==> flow/design.v <==
module axi_stream_insert_header #(
    parameter DATA_WD = 32,
    parameter DATA_BYTE_WD = DATA_WD / 8,
    parameter BYTE_CNT_WD = $clog2(DATA_BYTE_WD)
) (
    input clk,
    input rst_n,
    input valid_in,
    input [DATA_WD-1 : 0] data_in,
    input [DATA_BYTE_WD-1 : 0] keep_in,
    input last_in,
    output ready_in,
    output valid_out,
    output [DATA_WD-1 : 0] data_out,
    output [DATA_BYTE_WD-1 : 0] keep_out,
    output last_out,
    input ready_out,
    input valid_insert,
    input [DATA_WD-1 : 0] header_insert,
    input [DATA_BYTE_WD-1 : 0] keep_insert,
    input [BYTE_CNT_WD : 0] byte_insert_cnt,
    output ready_insert
);
function [BYTE_CNT_WD:0]count_1;
    input [DATA_BYTE_WD-1:0] data_in;
    reg [BYTE_CNT_WD:0]cnt,n;
begin
    cnt=0;
    for (n=0;n<DATA_BYTE_WD; n=n+1) begin
        if(data_in[n])
            cnt = cnt+1'b1; 
            count_1 =cnt;
    end
end
endfunction
localparam IDEL = 4'b0001;
localparam HAEDER_INSERT = 4'b0010;
localparam WAIT = 4'b0100;
localparam IN_OUT = 4'b1000;
reg [3:0] current_state;
reg [3:0] next_state;
reg [BYTE_CNT_WD : 0] byte_insert_cnt_temp;
reg [DATA_BYTE_WD-1 : 0] keep_insert_temp;
reg [DATA_WD-1:0] mem [0:4];
reg [1:0] addr_in;
reg [1:0] addr_out;
reg[4:0] cnt_temp;
reg [DATA_BYTE_WD-1 : 0] keepin_last;
wire [BYTE_CNT_WD:0] keepin_last_count;
wire [4:0] out_cnt ;
reg [2*DATA_WD-1 : 0] data_out_reg;
reg [2*DATA_BYTE_WD-1 : 0] keep_out_reg;
reg last_out_reg;
reg [4:0]cnt_out_temp;
    assign keepin_last_count = count_1(keepin_last); 
    assign ready_in = (current_state == HAEDER_INSERT || current_state==IN_OUT)?1'b1:1'b0;
    assign ready_insert = (current_state == IDEL)?1'b1:1'b0;
    assign valid_out = (current_state == IN_OUT)?1'b1:1'b0;
    assign out_cnt = (keepin_last_count+byte_insert_cnt_temp>DATA_BYTE_WD)?cnt_temp+1'b1:cnt_temp; 
    always @(posedge clk or negedge rst_n) begin
        if(!rst_n)begin
            current_state <= IDEL;
        end else begin
            current_state <= next_state;
        end
    end
    always @(*) begin
        next_state = IDEL;
        case (current_state)
            IDEL:begin
                if(valid_insert && ready_insert) 
                    next_state = HAEDER_INSERT;
                else 
                    next_state = IDEL;     
            end
            HAEDER_INSERT:begin
                if(ready_out && addr_in == 2'd3) 
                    next_state = IN_OUT;
                else if(addr_in == 2'd3)
                    next_state = WAIT; 
                else
                    next_state = HAEDER_INSERT;     
            end
            WAIT:begin
                if(valid_in && ready_out) 
                    next_state = IN_OUT;
                else 
                    next_state = WAIT;     
            end
            IN_OUT:begin
                if(last_out) 
                    next_state = IDEL;
                else 
                    next_state = IN_OUT;     
            end
            default: next_state = IDEL;
        endcase    
    end
    always @(posedge clk or negedge rst_n) begin
        if(!rst_n)begin
            byte_insert_cnt_temp <= 'b0;
            keep_insert_temp <= 'b0;
        end else if(valid_insert && ready_insert) begin
            byte_insert_cnt_temp <= byte_insert_cnt; 
            keep_insert_temp <= keep_insert;
        end else begin
            byte_insert_cnt_temp <= byte_insert_cnt_temp;
            keep_insert_temp <= keep_insert_temp;
        end
    end
    integer k;
    always @(posedge clk or negedge rst_n) begin
        if(!rst_n)begin
            addr_in <= 2'd0;
            cnt_temp <= 5'b0;
            keepin_last <= 'b0; 
            for(k=0;k<=4;k=k+1) 
               mem[k] <= 32'b0;        
        end else if(valid_insert && ready_insert && addr_in==2'd0) begin 
            addr_in <= addr_in + 1'b1;
            mem[addr_in] <= header_insert;
            cnt_temp <= 5'b0;
            keepin_last <= 'b0;
        end else if (valid_in && ready_in && last_in) begin 
            addr_in <= addr_in + 1'b1;
            mem[addr_in] <= data_in;
            cnt_temp <= cnt_temp + 1'b1;
            keepin_last <= keep_in;
        end else if (valid_in && ready_in) begin 
            addr_in <= addr_in + 1'b1;
            mem[addr_in] <= data_in;
            cnt_temp <= cnt_temp + 1'b1;
            keepin_last <= keepin_last;
        end else begin
            addr_in <= addr_in;
            cnt_temp <= cnt_temp;
            keepin_last <= keepin_last;
        end
    end
    always @(posedge clk or negedge rst_n) begin
        if(!rst_n)begin
            data_out_reg <= 'b0;
            keep_out_reg <= 'b0;
            last_out_reg <= 1'b0;
            addr_out <= 'b0;
            cnt_out_temp <= 'b0;
        end else if((current_state==HAEDER_INSERT || current_state==WAIT) && next_state == IN_OUT) begin 
            data_out_reg <= {mem[addr_out],mem[addr_out+1]} << (DATA_BYTE_WD - byte_insert_cnt)*8;
            keep_out_reg <= {DATA_BYTE_WD{1'b1}};
            last_out_reg <= 1'b0;
            addr_out <= addr_out + 1'b1;
            cnt_out_temp <= cnt_out_temp+1'b1;
        end else if (valid_out && ready_out) begin
            data_out_reg <= {mem[addr_out],mem[addr_out+1]} << (DATA_BYTE_WD - byte_insert_cnt)*8; 
            addr_out <= addr_out + 1'b1;
            cnt_out_temp <= cnt_out_temp+1'b1;
            if (cnt_out_temp == out_cnt-1'b1) begin
            last_out_reg <= 1'b1;
            keep_out_reg <= {keep_insert_temp,keepin_last} << (DATA_BYTE_WD - byte_insert_cnt);            
            end else begin                                                                                                                                           
            last_out_reg <= 1'b0;
            keep_out_reg <= {DATA_BYTE_WD{1'b1}};               
            end
        end else begin
            data_out_reg <= data_out_reg;
            keep_out_reg <= keep_out_reg;
            last_out_reg <= 1'b0;
            addr_out <= 'b0;
            cnt_out_temp <= 'b0;
        end
    end
    assign data_out = data_out_reg[2*DATA_WD-1:DATA_WD];
    assign keep_out = (out_cnt == cnt_temp)?keep_out_reg[2*DATA_BYTE_WD-1:DATA_BYTE_WD]:keep_out_reg[DATA_BYTE_WD-1:0];
    assign last_out = last_out_reg;
endmodule
* From RTL to reports: axi_stream_insert_header
What the tools print for axi_stream_insert_header, step after step. Lines are those of the file above, counted from 1. Operators carry their Yosys type and port widths (W data, S select, Z words). Library cell names are shortened. A cell with n/a has no value.
Set-up: top module axi_stream_insert_header, clock clk, standard-cell library sky130hd, corner tt_025C_1v80

* After elaboration
Source: Yosys, flattened and elaborated. Widths are those after wreduce. Registers that Yosys merges into a memory's read port (data or address) are not register bits. Print and check cells do not count.
Storage and ports: output and inout bits 40, input port bits 81, register bits 230, word-level cells 134
Operators by class: magnitude comparators 1, eq/ne operators 21, shift operators 3, multiplexer cells 63, add/subtract/negate cells 11, reductions and logical operators 20
Operator list (number):
- $mux W32 | 26
- $pmux W32 S5 | 1
- $shl A64 B32 Y64 | 2
- $pmux W32 S4 | 1
- $mux W64 | 2
- $shl A8 B32 Y8 | 1
- $mux W5 | 6
- $mux W8 | 3
- $mux W4 | 6
- $pmux W4 S4 | 1
- $mux W3 | 4
- $mux W2 | 6
- $add A5 B1 Y5 const B | 2
- $eq A5 B5 Y1 | 2
- $add A3 B1 Y3 const B | 3
- $logic_and A1 B1 Y1 | 8
- $ne A2 B1 Y1 const B | 4
- $eq A2 B2 Y1 const B | 4
- $reduce_and A2 Y1 | 4
- $eq A4 B4 Y1 const B | 2
- $mux W1 | 7
- $eq A3 B2 Y1 const B | 2
- $sub A5 B1 Y5 const B | 1
- $add A2 B1 Y2 const B | 2
- $eq A2 B1 Y1 const B | 2
- $logic_not A2 Y1 | 2
- $reduce_bool A2 Y1 | 2
- $add A3 B3 Y4 | 1
Not listed: further kinds 11, cells in them 12.

* Depth
Yosys ltp: most cells in a row. Word level: on the elaborated netlist, between registers, memories and ports. Mapped: between sequential cells and ports; inverters and the memories' decode and read muxes count.
Logic depth: depth in word-level cells 15, ABC_AREA 0, gate-level depth with buffers 14

* Netlist
The flow's flattened synthesis, as Yosys stat reports it; memories are mapped. The netlist is that of the ABC_AREA named above (0 if unset); the other value can give another one. Totals and module areas in this step are rounded.
Cell types:
- dfrtp_1 | number 197, total area 4.93E+03 um2
- o21ai_0 | number 188, total area 940.902 um2
- nand2_1 | number 232, total area 870.835 um2
- a222oi_1 | number 67, total area 670.643 um2
- mux2i_1 | number 63, total area 630.605 um2
- clkbuf_1 | number 82, total area 307.795 um2
- a21oi_1 | number 58, total area 290.278 um2
- ha_1 | number 20, total area 250.24 um2
- nor2_1 | number 53, total area 198.941 um2
- a32o_1 | number 17, total area 170.163 um2
- mux2_2 | number 14, total area 157.651 um2
- inv_1 | number 38, total area 142.637 um2
- a22oi_1 | number 15, total area 112.608 um2
- a221o_1 | number 11, total area 110.106 um2
- a221oi_1 | number 12, total area 105.101 um2
- a22o_1 | number 12, total area 105.101 um2
- nand3_1 | number 21, total area 105.101 um2
- xor2_1 | number 10, total area 87.584 um2
Not listed: further types 50, cells in them 166.
Mapped netlist: cell count 1276, mapped flip-flops 198, cell area after synthesis 11400 um2, buffers 105

* Worst setup path after synthesis
Source: OpenSTA report_checks on the synthesized netlist (no wires, ideal clock, input and output delay 20% of the period each), path of least setup slack; recovery checks are left aside. Register names are those of the netlist, which keeps one name where synthesis merged equal registers.
Path post-synthesis: path type reg2out, start point register keepin_last[0], end point output port keep_out[0], data required time 4.400 ns, path slack 1.634 ns, period 5.5 ns, data arrival time 2.766 ns, stages on the path 12, path buffers 0, launch time at the first pin 0.000 ns, path delay 2.766 ns, output delay 1.100 ns, synthesis period reached 3.866 ns
"path delay" is the arrival time less input delay plus setup time. At an output port there is no setup time. "stages on the path" counts driving pins, that of a launching flip-flop among them; a cell with two outputs on the path counts twice. "synthesis period reached" = period - worst setup slack (recovery checks aside). The figure is calculated, with input and output delays left at 20% of the set period. The rows between start and end are the longest chain of elaborated cells between them; the timing report does not say that the signal goes this way. Where chains are equally long, one stands for them. Each line given opens the expression or statement behind the cell; cells for indexed reads and writes are added by Yosys, which also makes memories of some case tables. At most two assigning lines are given for a register; there are more.
Between the ends, post-synthesis: path through dfrtp_1 > inv_1 > ha_1 > xor2_1 > ha_1 > mux2_2 > inv_1 > fa_1 > xnor2_1 > a21o_1 > nor2_2 > mux2_2, length of the longest elaborated chain 12
RTL lines, path post-synthesis:
- start, declared | line 48 | reg [DATA_BYTE_WD-1 : 0] keepin_last;
- start, assigned | line 128 | keepin_last <= keep_in;
- start, assigned | line 133 | keepin_last <= keepin_last;
- $mux W1 | line 30 | if(data_in[n])
- $add A3 B1 Y3 | line 31 | cnt = cnt+1'b1;
- $mux W3 | line 30
- $add A3 B1 Y3 | line 31
- $mux W3 | line 30
- $add A3 B1 Y3 | line 31
- $mux W3 | line 30
- $add A3 B3 Y4 | line 59 | assign out_cnt = (keepin_last_count+byte_insert_cnt_temp>DATA_BYTE_WD)?cnt_temp+1'b1:cnt_temp;
- $gt A4 B3 Y1 | line 59
- $mux W5 | line 59
- $eq A5 B5 Y1 | line 173 | assign keep_out = (out_cnt == cnt_temp)?keep_out_reg[2*DATA_BYTE_WD-1:DATA_BYTE_WD]:keep_out_reg[DATA_BYTE_WD- ...
- $mux W4 | line 173
- end, declared | line 15 | output [DATA_BYTE_WD-1 : 0] keep_out,

* Worst path after layout
Path of least setup slack in the final report of stored run 1 (OpenROAD, finished layout, wires in). Where an end is a register, its clock arrival counts in the times.
Path after layout: path type reg2out, start point register keepin_last[0], end point output port keep_out[2], stages on the path 14, data required time 4.96 ns, data arrival time 3.31 ns, output delay 1.24 ns, path buffers 2, launch time at the first pin 0.49 ns, period 6.2 ns, path slack 1.65 ns
The rows between start and end are the longest chain of elaborated cells between them; the timing report does not say that the signal goes this way. Where chains are equally long, one stands for them. At most two assigning lines are given for a register; there are more.
Between the ends, after layout: path through dfrtp_2 > inv_2 > ha_4 > xor2_2 > ha_1 > mux2_4 > inv_2 > fa_1 > nand2b_1 > a21o_1 > nor2_4 > buf_6 > mux2_4 > buf_6, length of the longest elaborated chain 12
RTL lines, path after layout:
- start, declared | line 48 | reg [DATA_BYTE_WD-1 : 0] keepin_last;
- start, assigned | line 128 | keepin_last <= keep_in;
- start, assigned | line 133 | keepin_last <= keepin_last;
- $mux W1 | line 30 | if(data_in[n])
- $add A3 B1 Y3 | line 31 | cnt = cnt+1'b1;
- $mux W3 | line 30
- $add A3 B1 Y3 | line 31
- $mux W3 | line 30
- $add A3 B1 Y3 | line 31
- $mux W3 | line 30
- $add A3 B3 Y4 | line 59 | assign out_cnt = (keepin_last_count+byte_insert_cnt_temp>DATA_BYTE_WD)?cnt_temp+1'b1:cnt_temp;
- $gt A4 B3 Y1 | line 59
- $mux W5 | line 59
- $eq A5 B5 Y1 | line 173 | assign keep_out = (out_cnt == cnt_temp)?keep_out_reg[2*DATA_BYTE_WD-1:DATA_BYTE_WD]:keep_out_reg[DATA_BYTE_WD- ...
- $mux W4 | line 173
- end, declared | line 15 | output [DATA_BYTE_WD-1 : 0] keep_out,

==> runs of axi_stream_insert_header <==
Top module axi_stream_insert_header; platform sky130hd; tools Yosys and OpenROAD; 3 stored runs in no particular order. Input and output delays are each 20% of the period that was set; the output load is 0.01 pF.
"reached clock period": clock period set for the run, less the worst setup slack. It is reckoned from that one timing run; input and output delays stay at 20% of the period that was set.
The measured numbers are rounded.

[stored run 1] flow files
==> flow/run.sh <==
#!/bin/bash
# the make line also repeats the synthesis and layout settings of config.mk as NAME=value (left out here)
make -C /OpenROAD-flow-scripts/flow DESIGN_CONFIG=/design/flow/config.mk WORK_HOME=/design/flow/orfs CLKGATE_MAP_FILE= finish
==> flow/config.mk <==
export PLATFORM = sky130hd
export DESIGN_NAME = axi_stream_insert_header
export DESIGN_NICKNAME = axi_stream_insert_header
export VERILOG_FILES = /design/flow/design.v
export SDC_FILE = /design/flow/constraint.sdc
export NUM_CORES = 4
export LEC_CHECK = 0
export CAP_MARGIN = 20
export CELL_PAD_IN_SITES_DETAIL_PLACEMENT = 1
export CORE_MARGIN = 7
export CORE_UTILIZATION = 24
export CTS_CLUSTER_SIZE = 98
export GPL_ROUTABILITY_DRIVEN = 0
export HOLD_SLACK_MARGIN = 0.28
export PLACE_DENSITY_LB_ADDON = 0.02
export SETUP_SLACK_MARGIN = 1.72
export SLEW_MARGIN = 20
==> flow/constraint.sdc <==
create_clock -name core_clock -period 6.2 [get_ports {clk}]
set_input_delay 1.2400 -clock core_clock [delete_from_list [all_inputs] [get_ports {clk}]]
set_output_delay 1.2400 -clock core_clock [all_outputs]
set_load 0.01 [all_outputs]

[stored run 1] result: chip area in the Yosys report 11400 um2; overall die area 53800 um2; area of the standard cells in the finished layout 14000 um2; worst setup slack after layout 1.65 ns; setup TNS 0.000 ns; worst-case hold slack 0.477 ns; reached clock period 4.551 ns

[stored run 2] flow files
==> flow/run.sh <==
#!/bin/bash
# the make line also repeats the synthesis and layout settings of config.mk as NAME=value (left out here)
make -C /OpenROAD-flow-scripts/flow DESIGN_CONFIG=/design/flow/config.mk WORK_HOME=/design/flow/orfs CLKGATE_MAP_FILE= finish
==> flow/config.mk <==
export PLATFORM = sky130hd
export DESIGN_NAME = axi_stream_insert_header
export DESIGN_NICKNAME = axi_stream_insert_header
export VERILOG_FILES = /design/flow/design.v
export SDC_FILE = /design/flow/constraint.sdc
export NUM_CORES = 4
export LEC_CHECK = 0
export CAP_MARGIN = 5
export CELL_PAD_IN_SITES_DETAIL_PLACEMENT = 0
export CORE_ASPECT_RATIO = 0.74
export CORE_MARGIN = 7
export CORE_UTILIZATION = 16
export CTS_CLUSTER_DIAMETER = 320
export CTS_CLUSTER_SIZE = 98
export GPL_ROUTABILITY_DRIVEN = 0
export HOLD_SLACK_MARGIN = 0.28
export MAX_ROUTING_LAYER = met4
export MIN_ROUTING_LAYER = met2
export PLACE_DENSITY_LB_ADDON = 0.02
export SETUP_SLACK_MARGIN = 1.72
export SLEW_MARGIN = 25
==> flow/constraint.sdc <==
create_clock -name core_clock -period 6.2 [get_ports {clk}]
set_input_delay 1.2400 -clock core_clock [delete_from_list [all_inputs] [get_ports {clk}]]
set_output_delay 1.2400 -clock core_clock [all_outputs]
set_load 0.01 [all_outputs]

[stored run 2] result: chip area in the Yosys report 11400 um2; overall die area 79000 um2; area of the standard cells in the finished layout 14500 um2; worst setup slack after layout 1.61 ns; setup TNS 0.000 ns; worst-case hold slack 0.485 ns; reached clock period 4.587 ns

[stored run 3] flow files
==> flow/run.sh <==
#!/bin/bash
# the make line also repeats the synthesis and layout settings of config.mk as NAME=value (left out here)
make -C /OpenROAD-flow-scripts/flow DESIGN_CONFIG=/design/flow/config.mk WORK_HOME=/design/flow/orfs CLKGATE_MAP_FILE= finish
==> flow/config.mk <==
export PLATFORM = sky130hd
export DESIGN_NAME = axi_stream_insert_header
export DESIGN_NICKNAME = axi_stream_insert_header
export VERILOG_FILES = /design/flow/design.v
export SDC_FILE = /design/flow/constraint.sdc
export NUM_CORES = 4
export LEC_CHECK = 0
export CAP_MARGIN = 20
export CORE_MARGIN = 2
export CORE_UTILIZATION = 40
export PLACE_DENSITY = 0.6
export SLEW_MARGIN = 20
==> flow/constraint.sdc <==
create_clock -name core_clock -period 5.09 [get_ports {clk}]
set_input_delay 1.0180 -clock core_clock [delete_from_list [all_inputs] [get_ports {clk}]]
set_output_delay 1.0180 -clock core_clock [all_outputs]
set_load 0.01 [all_outputs]

[stored run 3] result: chip area in the Yosys report 11400 um2; overall die area 29900 um2; area of the standard cells in the finished layout 13600 um2; worst setup slack after layout 0.233 ns; setup TNS 0.000 ns; worst-case hold slack 0.477 ns; reached clock period 4.857 ns
